==> flow/design.v <==
module alu_top(CLK, OP1, OP2, OPRN, OUT, ZERO);
	input CLK;
	input [31:0] OP1;
	input [31:0] OP2;
	input [5:0] OPRN;
	output [31:0] OUT;
	output ZERO;
	reg [31:0] op1_q, op2_q;
	reg [5:0] oprn_q;
	reg [31:0] out_q;
	reg zero_q;
	wire [31:0] alu_out;
	wire alu_zero;
	ALU alu_inst(alu_out, alu_zero, op1_q, op2_q, oprn_q);
	always @(posedge CLK) begin
		op1_q <= OP1;
		op2_q <= OP2;
		oprn_q <= OPRN;
		out_q <= alu_out;
		zero_q <= alu_zero;
	end
	assign OUT = out_q;
	assign ZERO = zero_q;
endmodule

`timescale 1ns/10ps
module mux(result, operand1, operand2, control);
	input operand1, operand2, control;
	output result;
	wire notwire, and1wire, and2wire;
	not not1(notwire, control);
	and and1(and1wire, operand1, notwire);
	and and2(and2wire, operand2, control);
	or or1(result, and1wire, and2wire);
endmodule
module mux26_2x1(result, operand1, operand2, control);
	input [25:0] operand1, operand2;
	input control;
	output [25:0] result;
	genvar i; generate
		for (i=0; i<26; i=i+1)begin : mux5_2x1_gen_loop
			mux m(result[i], operand1[i], operand2[i], control);
		end
	endgenerate
endmodule
module mux5_2x1(result, operand1, operand2, control);
	input [4:0] operand1, operand2;
	input control;
	output [4:0] result;
	genvar i; generate
		for (i=0; i<5; i=i+1)begin : mux5_2x1_gen_loop
			mux m(result[i], operand1[i], operand2[i], control);
		end
	endgenerate
endmodule
module mux32_2x1(result, operand1, operand2, control);
	input [31:0] operand1, operand2;
	input control;
	output [31:0] result;
	genvar i; generate
		for (i=0; i<32; i=i+1)begin : mux_gen_loop
			mux m(result[i], operand1[i], operand2[i], control);
		end
	endgenerate
endmodule
module mux64_2x1(result, operand1, operand2, control);
	input [63:0] operand1, operand2;
	input control;
	output [63:0] result;
	genvar i;
	generate
		for (i=0; i<64; i=i+1)
		begin : mux_gen_loop
			mux m(result[i], operand1[i], operand2[i], control);
		end
	endgenerate
endmodule
module mux32_4x1(result, operand1, operand2, operand3, operand4, control);
	input [31:0] operand1, operand2, operand3, operand4;
	input [1:0] control;
	output [31:0] result;
	wire [31:0] mux1Wire, mux2Wire;
	mux32_2x1 m1(.result(mux1Wire), .operand1(operand1), .operand2(operand2), .control(control[0]));
	mux32_2x1 m2(.result(mux2Wire), .operand1(operand3), .operand2(operand4), .control(control[0]));
	mux32_2x1 m3(.result(result), .operand1(mux1Wire), .operand2(mux2Wire), .control(control[1]));
endmodule
module mux32_8x1(result, operand1, operand2, operand3, operand4, 
	operand5, operand6, operand7, operand8, control);
	input [31:0] operand1, operand2, operand3, operand4, operand5, operand6, operand7, operand8;
	input [2:0] control;
	output [31:0] result;
	wire [31:0] mux1Wire, mux2Wire;
	mux32_4x1 m1(mux1Wire, operand1, operand2, operand3, operand4, control[1:0]);
	mux32_4x1 m2(mux2Wire, operand5, operand6, operand7, operand8, control[1:0]);
	mux32_2x1 m3(result, mux1Wire, mux2Wire, control[2]);
endmodule
module mux32_16x1(result, operand1, operand2, operand3, operand4, 
	operand5, operand6, operand7, operand8,
	operand9, operand10, operand11, operand12, 
	operand13, operand14, operand15, operand16, control);
	input [31:0] operand1, operand2, operand3, operand4, 
	operand5, operand6, operand7, operand8, 
	operand9, operand10, operand11, operand12, 
	operand13, operand14, operand15, operand16;
	input [3:0] control;
	output [31:0] result;
	wire [31:0] mux1Wire, mux2Wire;
	mux32_8x1 m1(.result(mux1Wire), .operand1(operand1), .operand2(operand2), .operand3(operand3), 
		.operand4(operand4), .operand5(operand5), .operand6(operand6), .operand7(operand7), 
		.operand8(operand8), .control(control[2:0]));
	mux32_8x1 m2(.result(mux2Wire), .operand1(operand9), .operand2(operand10), .operand3(operand11), 
		.operand4(operand12), .operand5(operand13), .operand6(operand14), .operand7(operand15), 
		.operand8(operand16), .control(control[2:0]));
	mux32_2x1 m3(.result(result), .operand1(mux1Wire), .operand2(mux2Wire), .control(control[3]));
endmodule
module mux32_32x1(result, d0, d1, d2, d3, d4, d5, d6, d7, d8, d9, d10, d11, d12, d13, d14, d15, 
	d16, d17, d18, d19, d20, d21, d22, d23, d24, d25, d26, d27, d28, d29, d30, d31, control);
	input [31:0] d0, d1, d2, d3, d4, d5, d6, d7, d8, d9, d10, d11, d12, d13, d14, d15, 
	d16, d17, d18, d19, d20, d21, d22, d23, d24, d25, d26, d27, d28, d29, d30, d31;
	input [4:0] control;
	output [31:0] result;
	wire [31:0] mux1Wire, mux2Wire;
	mux32_16x1 m1(mux1Wire, d0, d1, d2, d3, d4, d5, d6, d7, 
		d8, d9, d10, d11, d12, d13, d14, d15, control[3:0]);
	mux32_16x1 m2(mux2Wire, d16, d17, d18, d19, d20, d21, d22, d23, 
		d24, d25, d26, d27, d28, d29, d30, d31, control[3:0]);
	mux32_2x1 m3(result, mux1Wire, mux2Wire, control[4]);
endmodule
module twosComplement(result, operand);
	input [31:0] operand;
	output [31:0] result;
	wire [31:0] notwire;
	wire notNeeded;
	wire add = 1'b0;
	wire [31:0] uno = 32'b1;
	genvar i;
	for (i=0; i<32; i=i+1) begin : logic_loop
		not not1(notwire[i], operand[i]);
	end
	rc_add_sub_32 rc(result, notNeeded, notwire, uno, add);
endmodule
module twosComplement64(result, operand);
	input [63:0] operand;
	output [63:0] result;
	wire [63:0] notwire;
	wire notNeeded;
	wire add = 1'b0;
	wire [63:0] uno = 64'b1;
	genvar i;
	for (i=0; i<64; i=i+1) begin : logic_loop
		not not1(notwire[i], operand[i]);
	end
	rc_add_sub_64 rc(result, notNeeded, notwire, uno, add);
endmodule
module buf32(result, operand);
	input [31:0] operand;
	output [31:0] result;
	genvar i;
	for (i=0; i<32; i=i+1) begin : logic_loop
		buf nb(result[i], operand[i]);
	end
endmodule
module lineDecoder2to4(d, b);
	input [1:0] b;
	output [3:0] d;
	wire [1:0] bundle;
	not n0(bundle[0], b[0]);
	not n1(bundle[1], b[1]);
	and a0(d[0], bundle[0], bundle[1]);
	and a1(d[1], bundle[1], b[0]);
	and a2(d[2], b[1], bundle[0]);
	and a3(d[3], b[1], b[0]);
endmodule
module lineDecoder3to8(d, b);
	input [2:0] b;
	output [7:0] d;
	wire [4:0] bundle;
	lineDecoder2to4 l(bundle[3:0], b[1:0]);
	not n0(bundle[4], b[2]);
	genvar i;
	for (i=0; i<4; i=i+1) begin : logic_loop
		and a1(d[i], bundle[i], bundle[4]);
		and a2(d[i+4], bundle[i], b[2]);
	end
endmodule
module lineDecoder4to16(d, b);
	input [3:0] b;
	output [15:0] d;
	wire [8:0] bundle;
	lineDecoder3to8 l(bundle[7:0], b[2:0]);
	not n0(bundle[8], b[3]);
	genvar i;
	for (i=0; i<8; i=i+1) begin : logic_loop
		and a1(d[i], bundle[i], bundle[8]);
		and a2(d[i+8], bundle[i], b[3]);
	end
endmodule
module lineDecoder5to32(d, b);
	input [4:0] b;
	output [31:0] d;
	wire [16:0] bundle;
	lineDecoder4to16 l(bundle[15:0], b[3:0]);
	not n0(bundle[16], b[4]);
	genvar i;
	for (i=0; i<16; i=i+1) begin : logic_loop
		and a1(d[i], bundle[i], bundle[16]);
		and a2(d[i+16], bundle[i], b[4]);
	end
endmodule
module nor32(result, operand1, operand2);
	input [31:0] operand1, operand2;
	output [31:0] result;
	genvar i;
	generate
		for (i=0; i<32; i=i+1)
		begin : nor32_loop
			nor nor1(result[i], operand1[i], operand2[i]);
		end
	endgenerate
endmodule
module and32(result, operand1, operand2);
	input [31:0] operand1, operand2;
	output [31:0] result;
	genvar i;
	generate
		for (i=0; i<32; i=i+1)
		begin : and32_loop
			and a1(result[i], operand1[i], operand2[i]);
		end
	endgenerate
endmodule
module inv32(result, operand);
	input [31:0] operand;
	output [31:0] result;
	genvar i;
	generate
		for (i=0; i<32; i=i+1)
		begin : inv32_loop
			not not1(result[i], operand[i]);
		end
	endgenerate
endmodule
module or31x1(result, operand);
	input [31:0] operand;
	wire [29:0] orWire; 
	output result;
	or o0(orWire[0], operand[0], operand[1]);
	or o1(orWire[1], orWire[0], operand[2]);
	or o2(orWire[2], orWire[1], operand[3]);
	or o3(orWire[3], orWire[2], operand[4]);
	or o4(orWire[4], orWire[3], operand[5]);
	or o5(orWire[5], orWire[4], operand[6]);
	or o6(orWire[6], orWire[5], operand[7]);
	or o7(orWire[7], orWire[6], operand[8]);
	or o8(orWire[8], orWire[7], operand[9]);
	or o9(orWire[9], orWire[8], operand[10]);
	or o10(orWire[10], orWire[9], operand[11]);
	or o11(orWire[11], orWire[10], operand[12]);
	or o12(orWire[12], orWire[11], operand[13]);
	or o13(orWire[13], orWire[12], operand[14]);
	or o14(orWire[14], orWire[13], operand[15]);
	or o15(orWire[15], orWire[14], operand[16]);
	or o16(orWire[16], orWire[15], operand[17]);
	or o17(orWire[17], orWire[16], operand[18]);
	or o18(orWire[18], orWire[17], operand[19]);
	or o19(orWire[19], orWire[18], operand[20]);
	or o20(orWire[20], orWire[19], operand[21]);
	or o21(orWire[21], orWire[20], operand[22]);
	or o22(orWire[22], orWire[21], operand[23]);
	or o23(orWire[23], orWire[22], operand[24]);
	or o24(orWire[24], orWire[23], operand[25]);
	or o25(orWire[25], orWire[24], operand[26]);
	or o26(orWire[26], orWire[25], operand[27]);
	or o27(orWire[27], orWire[26], operand[28]);
	or o28(orWire[28], orWire[27], operand[29]);
	or o29(orWire[29], orWire[28], operand[30]);
	or o30(result, orWire[29], operand[31]);
endmodule
module or32(result, operand1, operand2);
	input [31:0] operand1, operand2;
	output [31:0] result;
	wire [31:0] norWire;
	nor32 n1(norWire, operand1, operand2);
	inv32 i1(result, norWire);
endmodule
module rc_add_sub_32(result, carryOut, operand1, operand2, subtractNotAdd);
	input [31:0] operand1, operand2;
	input subtractNotAdd;
	output [31:0] result;
	output carryOut;
	wire [31:0] xorProduct;
	wire [31:0] wireNext;
	genvar i;
	generate
		for (i=0; i<32; i=i+1) begin : rc_add_sub_32_loop
			xor xor_inst(xorProduct[i], subtractNotAdd, operand2[i]);
			if(i!=0 && i!=31) begin
				full_adder fa(result[i], wireNext[i],
					operand1[i], xorProduct[i], wireNext[i-1]);
			end else if(i==0) begin
				full_adder fa(result[i], wireNext[i],
					operand1[i], xorProduct[i], subtractNotAdd);
			end else if(i==31) begin
				full_adder fa(result[i], carryOut,
					operand1[i], xorProduct[i], wireNext[i-1]);
			end
		end
	endgenerate
endmodule
module rc_add_sub_64(r, c, o, p, sNa);
	input [63:0] o, p;
	input sNa;
	output [63:0] r;
	output c;
	wire [63:0] xorProduct, wireNext;
	genvar i;
	generate
		for (i=0; i<64; i=i+1) begin : rc_add_sub_64_loop
			xor xor_inst(xorProduct[i], sNa, p[i]);
			if(i!=0 && i!=63) begin
				full_adder fa(r[i], wireNext[i], o[i], xorProduct[i], wireNext[i-1]);
			end else if(i==0) begin
				full_adder fa(r[i], wireNext[i], o[i], xorProduct[i], sNa);
			end else if(i==63) begin
				full_adder fa(r[i], c, o[i], xorProduct[i], wireNext[i-1]);
			end
		end
	endgenerate
endmodule
module full_adder(s, co, o, p, ci);
	input o, p, ci;
	output s, co;
	wire HA1sum, HA1carry, HA2carry;
	half_adder h1(HA1sum, HA1carry, o, p);
	half_adder h2(s, HA2carry, HA1sum, ci);
	or orI(co, HA1carry, HA2carry);
endmodule
module half_adder(s, c, o, p);
	input o, p;
	output s, c;
	xor i(s, o, p);
	and j(c, o, p);
endmodule
`timescale 1ns/10ps
module barrel_shifter(result, operand, shift, leftNotRight);
	input [31:0] operand;
	input [31:0] shift;
	input leftNotRight;
	output [31:0] result;
	wire [31:0] shiftOut0, shiftOut1, muxOut;
	wire orResult;
	right_shifter rs(.result(shiftOut0), .operand(operand), .shift(shift[4:0]));
	left_shifter ls(.result(shiftOut1), .operand(operand), .shift(shift[4:0]));
	mux32_2x1 m(.result(muxOut), .operand1(shiftOut0), 
		.operand2(shiftOut1), .control(leftNotRight));
	or31x1 or1(orResult, {5'b0,{shift[31:5]}});
	mux32_2x1 m1(.result(result), .operand1(muxOut), 
		.operand2(0), .control(orResult));
endmodule
module left_shifter(result, operand, shift);
	input [31:0] operand;
	input [4:0] shift;
	output [31:0] result;
	wire mOut [3:0][31:0];
	genvar i, m, j, k;
	generate
		for (i=0; i<=31; i=i+1)
		begin : input_mux_gen_loop_
			if(i>0) begin
				mux m1(.result(mOut[0][i]), .operand1(operand[i]), .operand2(operand[i-1]), .control(shift[0]));
			end else begin
				mux m2(.result(mOut[0][i]), .operand1(operand[i]), .operand2(1'b0), .control(shift[0]));
			end
		end
		for (m=0; m<3; m=m+1)
		begin : inner_col_mux_gen_loop_
			for (k=0; k<=31; k=k+1)
			begin : inner_mux_gen_loop_
				if(k>=2**(m+1)) begin
					mux m3(.result(mOut[m+1][k]), .operand1(mOut[m][k]), .operand2(mOut[m][k-2**(m+1)]), .control(shift[m+1]));
				end else begin
					mux m4(.result(mOut[m+1][k]), .operand1(mOut[m][k]), .operand2(1'b0), .control(shift[m+1]));
				end
			end
		end
		for (j=0; j<=31; j=j+1)
		begin : result_mux_gen_loop_
			if(j>=16) begin
				mux m5(.result(result[j]), .operand1(mOut[3][j]), .operand2(mOut[3][j-16]), .control(shift[4]));
			end else begin
				mux m6(.result(result[j]), .operand1(mOut[3][j]), .operand2(1'b0), .control(shift[4]));
			end
		end
	endgenerate
endmodule
module right_shifter(result, operand, shift);
	input [31:0] operand;
	input [4:0] shift;
	output [31:0] result;
	wire mOut [3:0][31:0];
	genvar i, m, j, k;
	generate
		for (i=0; i<=31; i=i+1)
		begin : input_mux_gen_loop_
			if(i<31) begin
				mux m1(.result(mOut[0][i]), .operand1(operand[i]), .operand2(operand[i+1]), .control(shift[0]));
			end else begin
				mux m2(.result(mOut[0][i]), .operand1(operand[i]), .operand2(1'b0), .control(shift[0]));
			end
		end
		for (m=0; m<3; m=m+1)
		begin : inner_col_mux_gen_loop_
			for (k=0; k<=31; k=k+1)
			begin : inner_mux_gen_loop_
				if(k<32-2**(m+1)) begin
					mux m3(.result(mOut[m+1][k]), .operand1(mOut[m][k]), .operand2(mOut[m][k+2**(m+1)]), .control(shift[m+1]));
				end else begin
					mux m4(.result(mOut[m+1][k]), .operand1(mOut[m][k]), .operand2(1'b0), .control(shift[m+1]));
				end
			end
		end
		for (j=0; j<=31; j=j+1)
		begin : result_mux_gen_loop_
			if(j<16) begin
				mux m5(.result(result[j]), .operand1(mOut[3][j]), .operand2(mOut[3][j+16]), .control(shift[4]));
			end else begin
				mux m6(.result(result[j]), .operand1(mOut[3][j]), .operand2(1'b0), .control(shift[4]));
			end
		end
	endgenerate
endmodule
module mult_32Bit_Unsigned(resultHigh, resultLow, multiplicand, multiplier);
	input [31:0] multiplicand, multiplier;
	output [31:0] resultHigh, resultLow;
	wire cOut [31:0];
	wire [31:0] op2Wire [31:0];
	and32 an(op2Wire[0], multiplicand, {32{multiplier[0]}});
	buf b2(cOut[0], 1'b0);
	buf b(resultLow[0], op2Wire[0][0]);
	genvar j;
	generate
		for (j=1; j<32; j=j+1) begin : loop_
			wire [31:0] op1Wire;
			and32 an(op1Wire, multiplicand, {32{multiplier[j]}});
			rc_add_sub_32 ad(op2Wire[j], cOut[j], op1Wire, {cOut[j-1],{op2Wire[j-1][31:1]}}, 1'b0);
			buf b(resultLow[j], op2Wire[j][0]);
		end
	endgenerate
	buf32 b4(resultHigh, {cOut[31],{op2Wire[31][31:1]}});
endmodule
module mult(resultHigh, resultLow, multiplicand, multiplier);
	input [31:0] multiplicand, multiplier;
	output [31:0] resultHigh, resultLow;
	wire [31:0] bundle [3:0];
	wire [63:0] unsignedWire, twosOutm, muxOut;
	wire xorGate;
	xor o(xorGate, multiplicand[31], multiplier[31]);
	twosComplement t1(bundle[0], multiplicand);
	mux32_2x1 m1(bundle[1], multiplicand, bundle[0], multiplicand[31]);
	twosComplement t2(bundle[2], multiplier);
	mux32_2x1 m2(bundle[3], multiplier, bundle[2], multiplier[31]);
	mult_32Bit_Unsigned mul(unsignedWire[63:32], unsignedWire[31:0], bundle[1], bundle[3]);
	twosComplement64 t3(twosOutm, unsignedWire);
	mux64_2x1 m3(muxOut, unsignedWire, twosOutm, xorGate);
	buf32 b1(resultLow, muxOut[31:0]);
	buf32 b2(resultHigh, muxOut[63:32]);
endmodule
`timescale 1ns/10ps
module ALU(OUT, ZERO, OP1, OP2, OPRN);
	input [(32 -1):0] OP1;  
	input [(32 -1):0] OP2;  
	input [(6 -1):0] OPRN;  
	output [(32 -1):0] OUT;  
	output ZERO;
	wire [31:0] addSubWire;
	wire [31:0] shftWire;
	wire [31:0] mulWire;
	wire [31:0] andWire;
	wire [31:0] orWire;
	wire [31:0] norWire;
	wire [31:0] nullWire;
	wire carryWire;
	wire nonZero;
	wire [31:0] muxWire;
	wire lnr;
	wire andADDWire;
	wire orADDWire;
	and andADD(andADDWire, OPRN[0], OPRN[3]);
	rc_add_sub_32 addSub(.result(addSubWire), .carryOut(carryWire), .operand1(OP1), .operand2(OP2), .subtractNotAdd(OPRN[1])); 
	mult mult_32Bit_Signed(.resultHigh(nullWire), .resultLow(mulWire), .multiplicand(OP1), .multiplier(OP2));
	not lnrNOT(lnr, OPRN[0]);
	barrel_shifter b1(shftWire, OP1, OP2, lnr);
	nor32 n1(.result(norWire), .operand1(OP1), .operand2(OP2));
	or32 o1(.result(orWire), .operand1(OP1), .operand2(OP2));
	and32 a1(.result(andWire), .operand1(OP1), .operand2(OP2));
	mux32_16x1 m1(muxWire, addSubWire, addSubWire, addSubWire, mulWire, 
		shftWire, shftWire, andWire, orWire, 
		norWire, addSubWire, addSubWire, addSubWire, 
		addSubWire, addSubWire, addSubWire, 
		addSubWire, OPRN[3:0]);
	or31x1 or1(nonZero, muxWire);
	not zeroNOT(ZERO, nonZero);
	buf32 bbb(OUT, muxWire);
endmodule
# Step by step through the tools: alu_top
# Module alu_top before and after one edit of its RTL, step after step.
# Lines under "orig" count in the file above, lines under "edited" in the edited file.
# "delta" is "edited" less "orig", of the values as shown; "rel_change_pct" is that difference over "orig", in percent.
# Not given: n/a
# setup
design,alu_top
clock_port,CLK
lib,sky130hd
pvt_corner,tt_025C_1v80

# Edit of the RTL
# The edit as a unified diff against the file above.
# The edit is scripted: it alters the design's behaviour and was not made to optimise anything.
# begin of diff
@@ -23,5 +23,4 @@
 	assign ZERO = zero_q;
 endmodule
-
 `timescale 1ns/10ps
 module mux(result, operand1, operand2, control);
@@ -350,5 +349,5 @@
 	wire [31:0] shiftOut0, shiftOut1, muxOut;
 	wire orResult;
-	right_shifter rs(.result(shiftOut0), .operand(operand), .shift(shift[4:0]));
+	assign shiftOut0 = operand;
 	left_shifter ls(.result(shiftOut1), .operand(operand), .shift(shift[4:0]));
 	mux32_2x1 m(.result(muxOut), .operand1(shiftOut0), 
# end of diff

# Word-level counts
# Yosys after proc, flatten, opt, wreduce and memory -nomap, before mapping. Enables and synchronous resets that opt folds into registers are not counted as muxes. Print and check cells are not counted. Equal cells are merged and count once.
# word_totals
item,orig,edited,delta,rel_change_pct
reg_bits,101,101,0,0.00
out_inout_bits,33,33,0,0.00
wordCells,5667,5311,-356,-6.28
# classes
item,orig,edited,delta,rel_change_pct
bitwise,5662,5306,-356,-6.29
# op_table
op,orig,edited,delta,rel_change_pct
bitwise AND 1 bit,3053,2826,-227,-7.44
OR 1 bit,1323,1194,-129,-9.75
# Operator kinds equal on both sides are left out: 2.

# Depth
# Depth = most cells in a row (Yosys ltp): at word level without a register or memory, in the mapped netlist without a sequential cell, where the memories' decode and read muxes count.
# logic_depth
item,orig,edited,delta,rel_change_pct
ltp_word,139,139,0,0.00
abc_area,0,0,n/a,n/a
depth_mapped,133,137,4,3.01
ltp_nobuf,130,130,0,0.00

# Synthesis result
# The flow's flattened synthesis, as Yosys stat reports it; memories are mapped. The netlist is that of the ABC_AREA named above (0 if unset); the other value can give another one.
# synth_totals
item,orig,edited,delta,rel_change_pct
mapped_cells,2588,2294,-294,-11.36
area_um2,23314.9,22165.0,-1149.9,-4.93
seqArea_um2,2021.9,2021.9,0.0,0.00
ffs,101,101,0,0.00
# by_type
cell,orig,edited,delta,rel_change_pct
sky130_fd_sc_hd__nor2_1,125,67,-58,-46.40
sky130_fd_sc_hd__nand2_1,587,540,-47,-8.01
sky130_fd_sc_hd__o21ai_0,136,92,-44,-32.35
sky130_fd_sc_hd__mux2i_1,74,44,-30,-40.54
sky130_fd_sc_hd__o22ai_1,39,9,-30,-76.92
sky130_fd_sc_hd__clkbuf_1,145,119,-26,-17.93
sky130_fd_sc_hd__nor2b_1,4,25,21,525.00
sky130_fd_sc_hd__buf_1,38,18,-20,-52.63
sky130_fd_sc_hd__a21oi_1,68,50,-18,-26.47
sky130_fd_sc_hd__nor3_1,22,10,-12,-54.55
sky130_fd_sc_hd__nand3_1,21,10,-11,-52.38
sky130_fd_sc_hd__mux2_2,77,67,-10,-12.99
sky130_fd_sc_hd__inv_1,172,163,-9,-5.23
sky130_fd_sc_hd__maj3_1,1,10,9,900.00
sky130_fd_sc_hd__a221oi_1,12,4,-8,-66.67
sky130_fd_sc_hd__o2111ai_1,9,1,-8,-88.89
sky130_fd_sc_hd__o22a_1,9,1,-8,-88.89
sky130_fd_sc_hd__mux4_1,0,8,8,n/a
# Cell types equal on both sides are left out: 15.
# The list need not be complete.
# The figures by module come from a second, unflattened synthesis with its own total; it is not the netlist above.
# hier_totals
item,orig,edited,delta,rel_change_pct
cells_unflattened,7289,7128,-161,-2.21
area_unflattened_um2,74218.7,71812.6,-2406.1,-3.24
# Rows give one instance, submodules left out.
# by_module_orig
module,instances,n_cells,area_um2,seq_area_um2
half_adder,2304,1,12.5,0.0
mux,992,1,15.0,0.0
rc_add_sub_32,34,36,351.6,0.0
full_adder,1152,1,6.3,0.0
and32,33,32,200.2,0.0
alu_top,1,103,2062.0,2062.0
buf32,4,32,240.2,0.0
rc_add_sub_64,1,71,661.9,0.0
twosComplement,2,34,127.6,0.0
twosComplement64,1,66,247.7,0.0
nor32,2,32,120.1,0.0
or31x1,2,11,75.1,0.0
inv32,1,32,120.1,0.0
mult,1,1,8.8,0.0
# orig: Modules not listed: 11.
# by_module_edited
module,instances,n_cells,area_um2,seq_area_um2
half_adder,2304,1,12.5,0.0
mux,832,1,15.0,0.0
rc_add_sub_32,34,36,351.6,0.0
full_adder,1152,1,6.3,0.0
and32,33,32,200.2,0.0
alu_top,1,103,2062.0,2062.0
buf32,4,32,240.2,0.0
rc_add_sub_64,1,71,661.9,0.0
twosComplement,2,34,127.6,0.0
twosComplement64,1,66,247.7,0.0
nor32,2,32,120.1,0.0
or31x1,2,11,75.1,0.0
inv32,1,32,120.1,0.0
mult,1,1,8.8,0.0
# edited: Modules not listed: 10.

# Timing after synthesis
# Path of least setup slack by OpenSTA after synthesis, without wires, with an ideal clock, recovery checks aside; 20% of the period is set as input and as output delay. Where synthesis merged equal registers, the netlist keeps one of their names.
# synth_timing
item,orig,edited,delta,rel_change_pct
path_kind,reg2reg,reg2reg,n/a,n/a
from,reg op2_q[0],reg op2_q[0],n/a,n/a
to,reg zero_q,reg zero_q,n/a,n/a
tclk_ns,29.5,29.5,0.0,0.00
setup_ns,0.088,0.058,-0.030,n/a
arrival_time_ns,29.512,29.751,0.239,0.81
path_slack_ns,-0.099,-0.309,-0.210,n/a
delay_ns,29.600,29.809,0.209,0.71
driving_pins,81,88,7,8.64
period_less_setup_slack_ns,29.599,29.809,0.210,0.71
# "delay_ns" is the arrival time less input delay plus setup time.
# "driving_pins": output pins that drive a net of the path, with the launching flip-flop's if there is one; two outputs of one cell count as two.
# "period_less_setup_slack_ns" = period - worst setup slack (recovery checks aside). The figure is calculated, with input and output delays left at 20% of the set period.
# Between the ends stands the longest chain of elaborated cells between them, by number of cells; it is not shown to be the way that was timed. Of several equally long chains one is given.
# A line is the first line of the expression or statement that the cell stems from. Yosys adds cells for indexed reads and writes and turns some case tables into memories.
# synth_between_orig
path_cell_list,sky130_fd_sc_hd__dfxtp_1 > sky130_fd_sc_hd__buf_2 > sky130_fd_sc_hd__buf_1 > sky130_fd_sc_hd__buf_2 > sky130_fd_sc_hd__buf_1 > sky130_fd_sc_hd__buf_1 > sky130_fd_sc_hd__clkbuf_1 > sky130_fd_sc_hd__nand2_1 > sky130_fd_sc_hd__fa_1 > sky130_fd_sc_hd__fa_1 > sky130_fd_sc_hd__fa_1 > sky130_fd_sc_hd__inv_1 > sky130_fd_sc_hd__fa_1 > sky130_fd_sc_hd__inv_1 > sky130_fd_sc_hd__fa_1 > sky130_fd_sc_hd__fa_1 > sky130_fd_sc_hd__fa_1 > sky130_fd_sc_hd__fa_1 > [45 not listed] > sky130_fd_sc_hd__fa_1 > sky130_fd_sc_hd__inv_1 > sky130_fd_sc_hd__fa_1 > sky130_fd_sc_hd__inv_1 > sky130_fd_sc_hd__fa_1 > sky130_fd_sc_hd__inv_1 > sky130_fd_sc_hd__fa_1 > sky130_fd_sc_hd__ha_1 > sky130_fd_sc_hd__inv_1 > sky130_fd_sc_hd__ha_1 > sky130_fd_sc_hd__mux2i_1 > sky130_fd_sc_hd__nor2_1 > sky130_fd_sc_hd__a211oi_1 > sky130_fd_sc_hd__nor2_1 > sky130_fd_sc_hd__o21ai_0 > sky130_fd_sc_hd__o31ai_1 > sky130_fd_sc_hd__or4b_2 > sky130_fd_sc_hd__nor4_2
cells_between,5041
# synth_lines_orig
item,line,rtl
"start, declared",8,"reg [31:0] op1_q, op2_q;"
"start, assigned",17,op2_q <= OP2;
"end, assigned",20,zero_q <= alu_zero;
"end, declared",11,reg zero_q;
# orig: No chain of elaborated cells between the ends is given.
# Nets of the timed path that keep an RTL name, with a line that drives or declares them; the list need not be complete.
# synth_named_nets_orig
net,line,rtl
alu_inst.m1.m3.mux_gen_loop[30].m.result,34,"or or1(result, and1wire, and2wire);"
# synth_between_edited
path_cell_list,sky130_fd_sc_hd__dfxtp_1 > sky130_fd_sc_hd__buf_6 > sky130_fd_sc_hd__buf_12 > sky130_fd_sc_hd__buf_6 > sky130_fd_sc_hd__buf_2 > sky130_fd_sc_hd__buf_2 > sky130_fd_sc_hd__clkbuf_1 > sky130_fd_sc_hd__inv_1 > sky130_fd_sc_hd__ha_1 > sky130_fd_sc_hd__mux2_2 > sky130_fd_sc_hd__clkbuf_1 > sky130_fd_sc_hd__and2_1 > sky130_fd_sc_hd__ha_1 > sky130_fd_sc_hd__inv_1 > sky130_fd_sc_hd__fa_1 > sky130_fd_sc_hd__fa_1 > sky130_fd_sc_hd__fa_1 > sky130_fd_sc_hd__inv_1 > [52 not listed] > sky130_fd_sc_hd__inv_1 > sky130_fd_sc_hd__fa_1 > sky130_fd_sc_hd__inv_1 > sky130_fd_sc_hd__fa_1 > sky130_fd_sc_hd__inv_1 > sky130_fd_sc_hd__fa_1 > sky130_fd_sc_hd__ha_1 > sky130_fd_sc_hd__inv_1 > sky130_fd_sc_hd__ha_1 > sky130_fd_sc_hd__nor2b_1 > sky130_fd_sc_hd__xnor2_1 > sky130_fd_sc_hd__xnor2_1 > sky130_fd_sc_hd__xnor2_1 > sky130_fd_sc_hd__xnor2_1 > sky130_fd_sc_hd__xnor3_1 > sky130_fd_sc_hd__xnor2_1 > sky130_fd_sc_hd__a211oi_1 > sky130_fd_sc_hd__o21a_1
elab_chain_cells,138
cells_between,4653
# synth_lines_edited
item,line,rtl
"start, declared",8,"reg [31:0] op1_q, op2_q;"
"start, assigned",17,op2_q <= OP2;
NOT 1 bit,137,"not not1(notwire[i], operand[i]);"
bitwise XOR 1 bit,340,"xor i(s, o, p);"
bitwise AND 1 bit,32,"and and2(and2wire, operand2, control);"
OR 1 bit,33,"or or1(result, and1wire, and2wire);"
bitwise AND 1 bit,227,"and a1(result[i], operand1[i], operand2[i]);"
bitwise XOR 1 bit,340,
bitwise AND 1 bit,341,"and j(c, o, p);"
[124 not listed],n/a,
OR 1 bit,33,
bitwise AND 1 bit,31,"and and1(and1wire, operand1, notwire);"
OR 1 bit,33,
bitwise AND 1 bit,31,
OR 1 bit,33,
OR 1 bit,276,"or o30(result, orWire[29], operand[31]);"
NOT 1 bit,501,"not zeroNOT(ZERO, nonZero);"
"end, assigned",20,zero_q <= alu_zero;
"end, declared",11,reg zero_q;

# Timing after layout
# Path of least setup slack in the final report of each run of pair 1 (OpenROAD, finished layout, wires in). Where an end is a register, its clock arrival counts in the times.
# layout_timing
item,orig,edited,delta,rel_change_pct
path_kind,reg2reg,reg2reg,n/a,n/a
from,reg op1_q[0],reg op1_q[0],n/a,n/a
to,reg zero_q,reg zero_q,n/a,n/a
tclk_ns,29.5,29.5,0.0,0.00
setup_ns,0.08,0.10,0.02,n/a
arrival_time_ns,29.16,28.96,-0.20,-0.69
path_slack_ns,0.64,0.81,0.17,n/a
driving_pins,79,83,4,5.06
# Between the ends stands the longest chain of elaborated cells between them, by number of cells; it is not shown to be the way that was timed. Of several equally long chains one is given.
# layout_between_orig
path_cell_list,sky130_fd_sc_hd__dfxtp_2 > sky130_fd_sc_hd__buf_4 > sky130_fd_sc_hd__buf_4 > sky130_fd_sc_hd__and2_4 > sky130_fd_sc_hd__ha_2 > sky130_fd_sc_hd__inv_2 > sky130_fd_sc_hd__fa_2 > sky130_fd_sc_hd__fa_2 > sky130_fd_sc_hd__fa_2 > sky130_fd_sc_hd__fa_2 > sky130_fd_sc_hd__fa_2 > sky130_fd_sc_hd__fa_2 > sky130_fd_sc_hd__fa_2 > sky130_fd_sc_hd__fa_2 > sky130_fd_sc_hd__fa_2 > sky130_fd_sc_hd__fa_2 > sky130_fd_sc_hd__fa_2 > sky130_fd_sc_hd__fa_2 > [43 not listed] > sky130_fd_sc_hd__fa_2 > sky130_fd_sc_hd__fa_1 > sky130_fd_sc_hd__fa_1 > sky130_fd_sc_hd__fa_1 > sky130_fd_sc_hd__fa_1 > sky130_fd_sc_hd__inv_2 > sky130_fd_sc_hd__fa_1 > sky130_fd_sc_hd__ha_4 > sky130_fd_sc_hd__inv_2 > sky130_fd_sc_hd__ha_2 > sky130_fd_sc_hd__mux2i_1 > sky130_fd_sc_hd__nor2_1 > sky130_fd_sc_hd__a211oi_2 > sky130_fd_sc_hd__nor2_1 > sky130_fd_sc_hd__o21ai_2 > sky130_fd_sc_hd__o31ai_4 > sky130_fd_sc_hd__or4b_4 > sky130_fd_sc_hd__nor4_2
cells_between,4337
# layout_lines_orig
item,line,rtl
"start, declared",8,"reg [31:0] op1_q, op2_q;"
"start, assigned",16,op1_q <= OP1;
"end, assigned",20,zero_q <= alu_zero;
"end, declared",11,reg zero_q;
# orig: No chain of elaborated cells between the ends is given.
# Nets of the timed path that keep an RTL name, with a line that drives or declares them; the list need not be complete.
# layout_named_nets_orig
net,line,rtl
alu_inst.m1.m3.mux_gen_loop[30].m.result,34,"or or1(result, and1wire, and2wire);"
# layout_between_edited
path_cell_list,sky130_fd_sc_hd__dfxtp_2 > sky130_fd_sc_hd__clkinv_1 > sky130_fd_sc_hd__ha_1 > sky130_fd_sc_hd__ha_1 > sky130_fd_sc_hd__nand2_2 > sky130_fd_sc_hd__nand2_2 > sky130_fd_sc_hd__nand2_2 > sky130_fd_sc_hd__fa_2 > sky130_fd_sc_hd__fa_2 > sky130_fd_sc_hd__fa_2 > sky130_fd_sc_hd__inv_2 > sky130_fd_sc_hd__fa_1 > sky130_fd_sc_hd__inv_1 > sky130_fd_sc_hd__fa_1 > sky130_fd_sc_hd__fa_2 > sky130_fd_sc_hd__fa_2 > sky130_fd_sc_hd__fa_2 > sky130_fd_sc_hd__fa_1 > [47 not listed] > sky130_fd_sc_hd__inv_1 > sky130_fd_sc_hd__fa_2 > sky130_fd_sc_hd__fa_1 > sky130_fd_sc_hd__fa_1 > sky130_fd_sc_hd__inv_1 > sky130_fd_sc_hd__fa_1 > sky130_fd_sc_hd__ha_1 > sky130_fd_sc_hd__inv_2 > sky130_fd_sc_hd__ha_4 > sky130_fd_sc_hd__nor2b_4 > sky130_fd_sc_hd__xnor2_2 > sky130_fd_sc_hd__xnor2_1 > sky130_fd_sc_hd__xnor2_1 > sky130_fd_sc_hd__xnor2_1 > sky130_fd_sc_hd__xnor3_1 > sky130_fd_sc_hd__xnor2_2 > sky130_fd_sc_hd__a211oi_4 > sky130_fd_sc_hd__o21a_1
elab_chain_cells,139
cells_between,4328
# layout_lines_edited
item,line,rtl
"start, declared",8,"reg [31:0] op1_q, op2_q;"
"start, assigned",16,op1_q <= OP1;
NOT 1 bit,137,"not not1(notwire[i], operand[i]);"
bitwise AND 1 bit,341,"and j(c, o, p);"
bitwise XOR 1 bit,340,"xor i(s, o, p);"
bitwise AND 1 bit,32,"and and2(and2wire, operand2, control);"
OR 1 bit,33,"or or1(result, and1wire, and2wire);"
bitwise AND 1 bit,227,"and a1(result[i], operand1[i], operand2[i]);"
bitwise XOR 1 bit,340,
[125 not listed],n/a,
OR 1 bit,33,
bitwise AND 1 bit,31,"and and1(and1wire, operand1, notwire);"
OR 1 bit,33,
bitwise AND 1 bit,31,
OR 1 bit,33,
OR 1 bit,276,"or o30(result, orWire[29], operand[31]);"
NOT 1 bit,501,"not zeroNOT(ZERO, nonZero);"
"end, assigned",20,zero_q <= alu_zero;
"end, declared",11,reg zero_q;

# Layout results
# Runs of the flow (Yosys, OpenROAD) on both versions; the two runs of a pair have the same settings. The constraints put input and output delay at 20% of the set period each and load the outputs with 0.01 pF.
# settings_pair_1
period_ns,29.5
CAP_MARGIN,20
CORE_MARGIN,2
CORE_UTILIZATION,40
SLEW_MARGIN,20
# results_pair_1
item,orig,edited,delta,rel_change_pct
synthesis_area_um2,23314.9,22165.0,-1149.9,-4.93
die_area_um2,60233.4,57312.4,-2921.0,-4.85
post_route_stdcell_area_um2,26346.5,25047.8,-1298.7,-4.93
final_util_frac,0.457,0.456,-0.001,n/a
worst_setup_slack_ns,0.639,0.807,0.168,n/a
setup_tns_ns,0.000,0.000,0.000,n/a
holdWs_ns,0.820,0.837,0.017,n/a
timing.achieved_period_ns,28.861,28.693,-0.168,-0.58
# By "timing.achieved_period_ns" is meant the clock period of the run minus its worst setup slack. This is arithmetic on one report: input and output delays are still those of the set period (20% each).
